==> flow/design.v <==
`timescale 1ns / 1ps
module pid_controller(
    input  logic        clk,
    input  logic        rst_n,
    input  logic [15:0] setpoint,
    input  logic [15:0] feedback,
    input  logic [15:0] Kp,
    input  logic [15:0] Ki,
    input  logic [15:0] Kd,
    input  logic [15:0] clk_prescaler,
    output logic [15:0] control_signal
);
    logic signed [16:0]  error_s;         
    logic signed [16:0]  prev_error_s;
    logic signed [31:0]  integral_s;      
    logic signed [31:0]  derivative_s;
    logic [15:0] clk_divider;
    logic        sampling_flag;
    logic signed [31:0] kp_mul, ki_mul;
    logic signed [31:0] kd_mul;
    logic signed [31:0] control_calc;
    always_ff @(posedge clk or negedge rst_n) begin
        if (!rst_n) begin
            clk_divider    <= 16'h0000;
            sampling_flag  <= 1'b0;
        end else if (clk_divider == clk_prescaler) begin
            clk_divider    <= 16'h0000;
            sampling_flag  <= 1'b1;
        end else begin
            clk_divider    <= clk_divider + 16'd1;
            sampling_flag  <= 1'b0;
        end
    end
    always_comb begin
        error_s = $signed({1'b0, setpoint}) - $signed({1'b0, feedback});
        kp_mul = $signed({1'b0, Kp}) * error_s;
        ki_mul = $signed({1'b0, Ki}) * error_s;
        kd_mul = $signed({1'b0, Kd}) * (error_s - prev_error_s);
        control_calc = kp_mul + integral_s + kd_mul;
    end
    always_ff @(posedge clk or negedge rst_n) begin
        if (!rst_n) begin
            prev_error_s   <= '0;
            integral_s     <= '0;
            derivative_s   <= '0;
            control_signal <= 16'h0000;
        end else if (sampling_flag) begin
            integral_s   <= integral_s + ki_mul;
            derivative_s <= kd_mul;
            control_signal <= control_calc[15:0];
            prev_error_s <= error_s;
        end
    end
endmodule
`timescale 1ns/1ps
module top (
  input  logic        clk,
  input  logic        rst_n,
  input  logic [15:0] setpoint,
  input  logic [15:0] feedback,
  input  logic [15:0] Kp,
  input  logic [15:0] Ki,
  input  logic [15:0] Kd,
  input  logic [15:0] clk_prescaler,
  output logic [15:0] control_signal
);
  pid_controller u_dut (
    .clk(clk),
    .rst_n(rst_n),
    .setpoint(setpoint),
    .feedback(feedback),
    .Kp(Kp),
    .Ki(Ki),
    .Kd(Kd),
    .clk_prescaler(clk_prescaler),
    .control_signal(control_signal)
  );
endmodule
**Reports on top**

The steps from the RTL of top to its reports follow in flow order.
Line numbers count from 1 in the design file above.
Operators: Yosys type, input widths -> output width; for muxes data width and select width s.
Cell names lack the library's common part.
Not given: --

- Top: top
- Clock input: clk
- Library: sky130hd
- Corner: tt_025C_1v80

**Elaborated design**

Yosys after proc, flatten, opt, wreduce and memory -nomap, before mapping. Enables and synchronous resets that opt folds into registers are not counted as muxes. Memory bits, and registers merged into a memory's read port (data or address), are not among the register bits. Print and check cells are not counted. Equal cells are merged and count once.

- Bits in registers: 82
- Output and inout port bits: 16
- Bits of input ports: 98
- Word-level cells: 17

- Multiply operators: 3
- Multiplexer cells: 2
- Add/subtract/negate cells: 6
- Equality and inequality tests: 1

Operators with widths:

| cell | number |
|---|---|
| $mul 17x17->32 | 1 |
| $mul 17x32->16 | 1 |
| $mul 17x17->16 | 1 |
| $add 16x16->16 | 2 |
| $add 32x32->32 | 1 |
| $sub 17x17->18 | 1 |
| $sub 16x16->17 | 1 |
| $add 16x1->16 const B | 1 |
| $eq 16x16->1 | 1 |
| $mux 16 | 1 |
| $mux 1 | 1 |

**Logic depth**

Depth = most cells in a row (Yosys ltp): at word level without a register or memory, in the mapped netlist without a sequential cell, where the memories' decode and read muxes count.

- Depth after elaboration: 4
- ABC_AREA: 1
- Depth in mapped cells: 54
- Gate-level depth less buffers: 53

**After synthesis**

Yosys stat after the flow's synthesis: flattened, memories mapped to cells. It holds for the ABC_AREA given above (unset counts as 0); a run with the other value may have another netlist.

Cell types:

| cell type | number | area in all (um^2) |
|---|---|---|
| fa_1 | 293 | 5.87E+03 |
| ha_1 | 195 | 2439.84 |
| inv_1 | 628 | 2.36E+03 |
| nand2_1 | 546 | 2.05E+03 |
| dfrtp_1 | 65 | 1626.56 |
| nor2_1 | 256 | 960.922 |
| nand3_1 | 102 | 510.49 |
| xnor2_1 | 36 | 315.302 |
| xor2_1 | 36 | 315.302 |
| o21ai_0 | 47 | 235.226 |
| a21oi_1 | 46 | 230.221 |
| clkbuf_1 | 36 | 135.13 |
| nand2_2 | 17 | 106.352 |
| nand4_1 | 17 | 106.352 |
| nand3b_1 | 13 | 97.594 |
| o21bai_1 | 8 | 60.058 |
| nor3_1 | 11 | 55.053 |
| a21o_1 | 6 | 45.043 |

Other cell types: 29; their cells: 57.

- Area of sequential cells: 1626.6 um^2
- Buffer cells: 47
- Cell area after synthesis: 17956.0 um^2
- Mapped cells: 2415
- Flip-flop cells: 65

**Worst setup path after synthesis**

Source: OpenSTA report_checks on the synthesized netlist (no wires, ideal clock, input and output delay 20% of the period each), path of least setup slack; recovery checks are left aside. Register names are those of the netlist, which keeps one name where synthesis merged equal registers.

- Path type: input to register
- Start point: input setpoint[0]
- End point: register u_dut.control_signal[15]
- Slack: 1.789 ns
- Time at the first pin: 2.500 ns
- Library setup time: 0.117 ns
- Clock period: 12.5 ns
- Arrival: 10.594 ns
- Buffers on the path: 1
- Delay of the path: 8.211 ns
- Input delay: 2.500 ns
- Required time: 12.383 ns
- Driving pins on the path: 46
- Synthesis period reached: 10.711 ns

"delay of the path" = arrival - input delay + setup time.
"driving pins on the path" counts driving pins, that of a launching flip-flop among them; a cell with two outputs on the path counts twice.
"synthesis period reached" = period - worst setup slack (recovery checks aside). The figure is calculated, with input and output delays left at 20% of the set period.
The rows between start and end are the longest chain of elaborated cells between them; the timing report does not say that the signal goes this way. Where chains are equally long, one stands for them.
A line is the first line of the expression or statement that the cell stems from. Yosys adds cells for indexed reads and writes and turns some case tables into memories.

- Cells stage by stage: inv_1 -> ha_1 -> inv_1 -> fa_1 -> nand2_1 -> nand3_2 -> nand2_1 -> nand2_2 -> inv_2 -> clkbuf_1 -> ha_1 -> nand2_1 -> inv_1 -> a21oi_1 -> nand2_2 -> a21o_1 -> nand2_1 -> nand2_1 -> [10 not listed] -> inv_1 -> fa_1 -> fa_1 -> fa_1 -> inv_1 -> fa_1 -> ha_1 -> nand2_1 -> nor2_1 -> nand3_1 -> o2111ai_1 -> xor2_1 -> nand3b_1 -> nand2_1 -> inv_1 -> nand2_1 -> nand3_1 -> nand2_1
- Cells in the longest elaborated chain: 4
- Elaborated cells between the ends (all ways): 6
- Source lines of those cells: 4
- Those cells by class: 4 x add/sub; 2 x mul

Ends and longest elaborated chain, after synthesis:

| item | line | RTL |
|---|---|---|
| start, declared | 59 | `input  logic [15:0] setpoint,` |
| $sub 16x16->17 | 35 | `error_s = $signed({1'b0, setpoint}) - $signed({1'b0, feedback});` |
| $mul 17x17->16 | 36 | `kp_mul = $signed({1'b0, Kp}) * error_s;` |
| $add 16x16->16 x2 | 39 | `control_calc = kp_mul + integral_s + kd_mul;` |
| end, assigned | 46 | `control_signal <= 16'h0000;` |
| end, assigned | 50 | `control_signal <= control_calc[15:0];` |
| end, declared | 11 | `output logic [15:0] control_signal` |

Some nets on the timed path still bear RTL names; the line given drives or declares the net.

Nets with RTL names, path after synthesis:

| net | line |
|---|---|
| u_dut.error_s[6] | 35 |

**Timing after layout**

From the final timing report of flow run 1: the path of least setup slack in the routed layout; clock arrival at registers is part of the times.

- Path type: input to register
- Start point: input feedback[2]
- End point: register u_dut.control_signal[15]
- Time at the first pin: 2.50 ns
- Buffers on the path: 3
- Input delay: 2.50 ns
- Slack: 0.57 ns
- Arrival: 12.18 ns
- Clock period: 12.5 ns
- Driving pins on the path: 47
- Required time: 12.75 ns
- Library setup time: 0.10 ns

The rows between start and end are the longest chain of elaborated cells between them; the timing report does not say that the signal goes this way. Where chains are equally long, one stands for them.

- Cells stage by stage: clkdlybuf4s50_1 -> inv_1 -> ha_1 -> buf_4 -> inv_2 -> nand2_1 -> nand3_1 -> nand2_1 -> nand2_1 -> nand2_4 -> clkinvlp_4 -> ha_1 -> nand2_1 -> inv_1 -> a21oi_1 -> nand2_2 -> a21o_1 -> nand2_1 -> [11 not listed] -> inv_1 -> fa_1 -> fa_1 -> fa_1 -> inv_1 -> fa_1 -> ha_1 -> nand2_1 -> nor2_1 -> nand3_1 -> o2111ai_2 -> xor2_1 -> buf_4 -> nand3b_1 -> nand2_1 -> nand2_1 -> nand3_1 -> nand2_1
- Cells in the longest elaborated chain: 4
- Elaborated cells between the ends (all ways): 6
- Source lines of those cells: 4
- Those cells by class: 4 x add/sub; 2 x mul

Ends and longest elaborated chain, post-layout:

| item | line | RTL |
|---|---|---|
| start, declared | 60 | `input  logic [15:0] feedback,` |
| $sub 16x16->17 | 35 | `error_s = $signed({1'b0, setpoint}) - $signed({1'b0, feedback});` |
| $mul 17x17->16 | 36 | `kp_mul = $signed({1'b0, Kp}) * error_s;` |
| $add 16x16->16 x2 | 39 | `control_calc = kp_mul + integral_s + kd_mul;` |
| end, assigned | 46 | `control_signal <= 16'h0000;` |
| end, assigned | 50 | `control_signal <= control_calc[15:0];` |
| end, declared | 11 | `output logic [15:0] control_signal` |

Stored flow runs of top (4 of them; Yosys, OpenROAD, sky130hd). They differ in their settings and are not a sequence. Constraints: input delay and output delay 20% of the set period each, output load 0.01 pF.
Among the settings, -- means not set for that run.
Results: -- = not shown.

| setting or result | flow run 1 | flow run 2 | flow run 3 | flow run 4 |
|---|---|---|---|---|
| ABC_AREA | 1 | 1 | 1 | -- |
| CAP_MARGIN | 40 | 10 | 40 | 20 |
| CORE_ASPECT_RATIO | 1.57 | 0.73 | 1.57 | -- |
| CORE_MARGIN | 6 | 7 | 6 | 2 |
| CTS_CLUSTER_DIAMETER | 177 | -- | 177 | -- |
| CTS_CLUSTER_SIZE | 26 | 82 | 26 | -- |
| GPL_ROUTABILITY_DRIVEN | 0 | 0 | 0 | -- |
| GPL_TIMING_DRIVEN | 0 | 0 | -- | -- |
| PLACE_DENSITY_LB_ADDON | 0.15 | -- | 0.15 | -- |
| SLEW_MARGIN | 0 | 20 | 20 | 20 |
| TNS_END_PERCENT | 45 | -- | 80 | -- |
| period_ns | 12.5 | 13.6 | 12.5 | 12.2 |
| CORE_UTILIZATION | 40 | 40 | 40 | 59 |
| CELL_PAD_IN_SITES_DETAIL_PLACEMENT | -- | 2 | -- | -- |
| MAX_ROUTING_LAYER | -- | met4 | -- | -- |
| MIN_ROUTING_LAYER | -- | met2 | -- | -- |
| cell area after synthesis (um^2) | 17956.0 | -- | 17956.0 | 16932.5 |
| worst slack on setup checks (ns) | 0.571 | -- | 1.122 | 0.390 |
| final setup TNS (ns) | 0.000 | -- | 0.000 | 0.000 |
| utilization after layout | 0.459 | -- | 0.457 | 0.686 |
| worst hold slack in the final report (ns) | 0.478 | -- | 0.472 | 0.506 |
| area inside the die boundary (um^2) | 50247.9 | -- | 50247.9 | 30071.0 |

Flow run 2: no results, routing failed with GRT-0116
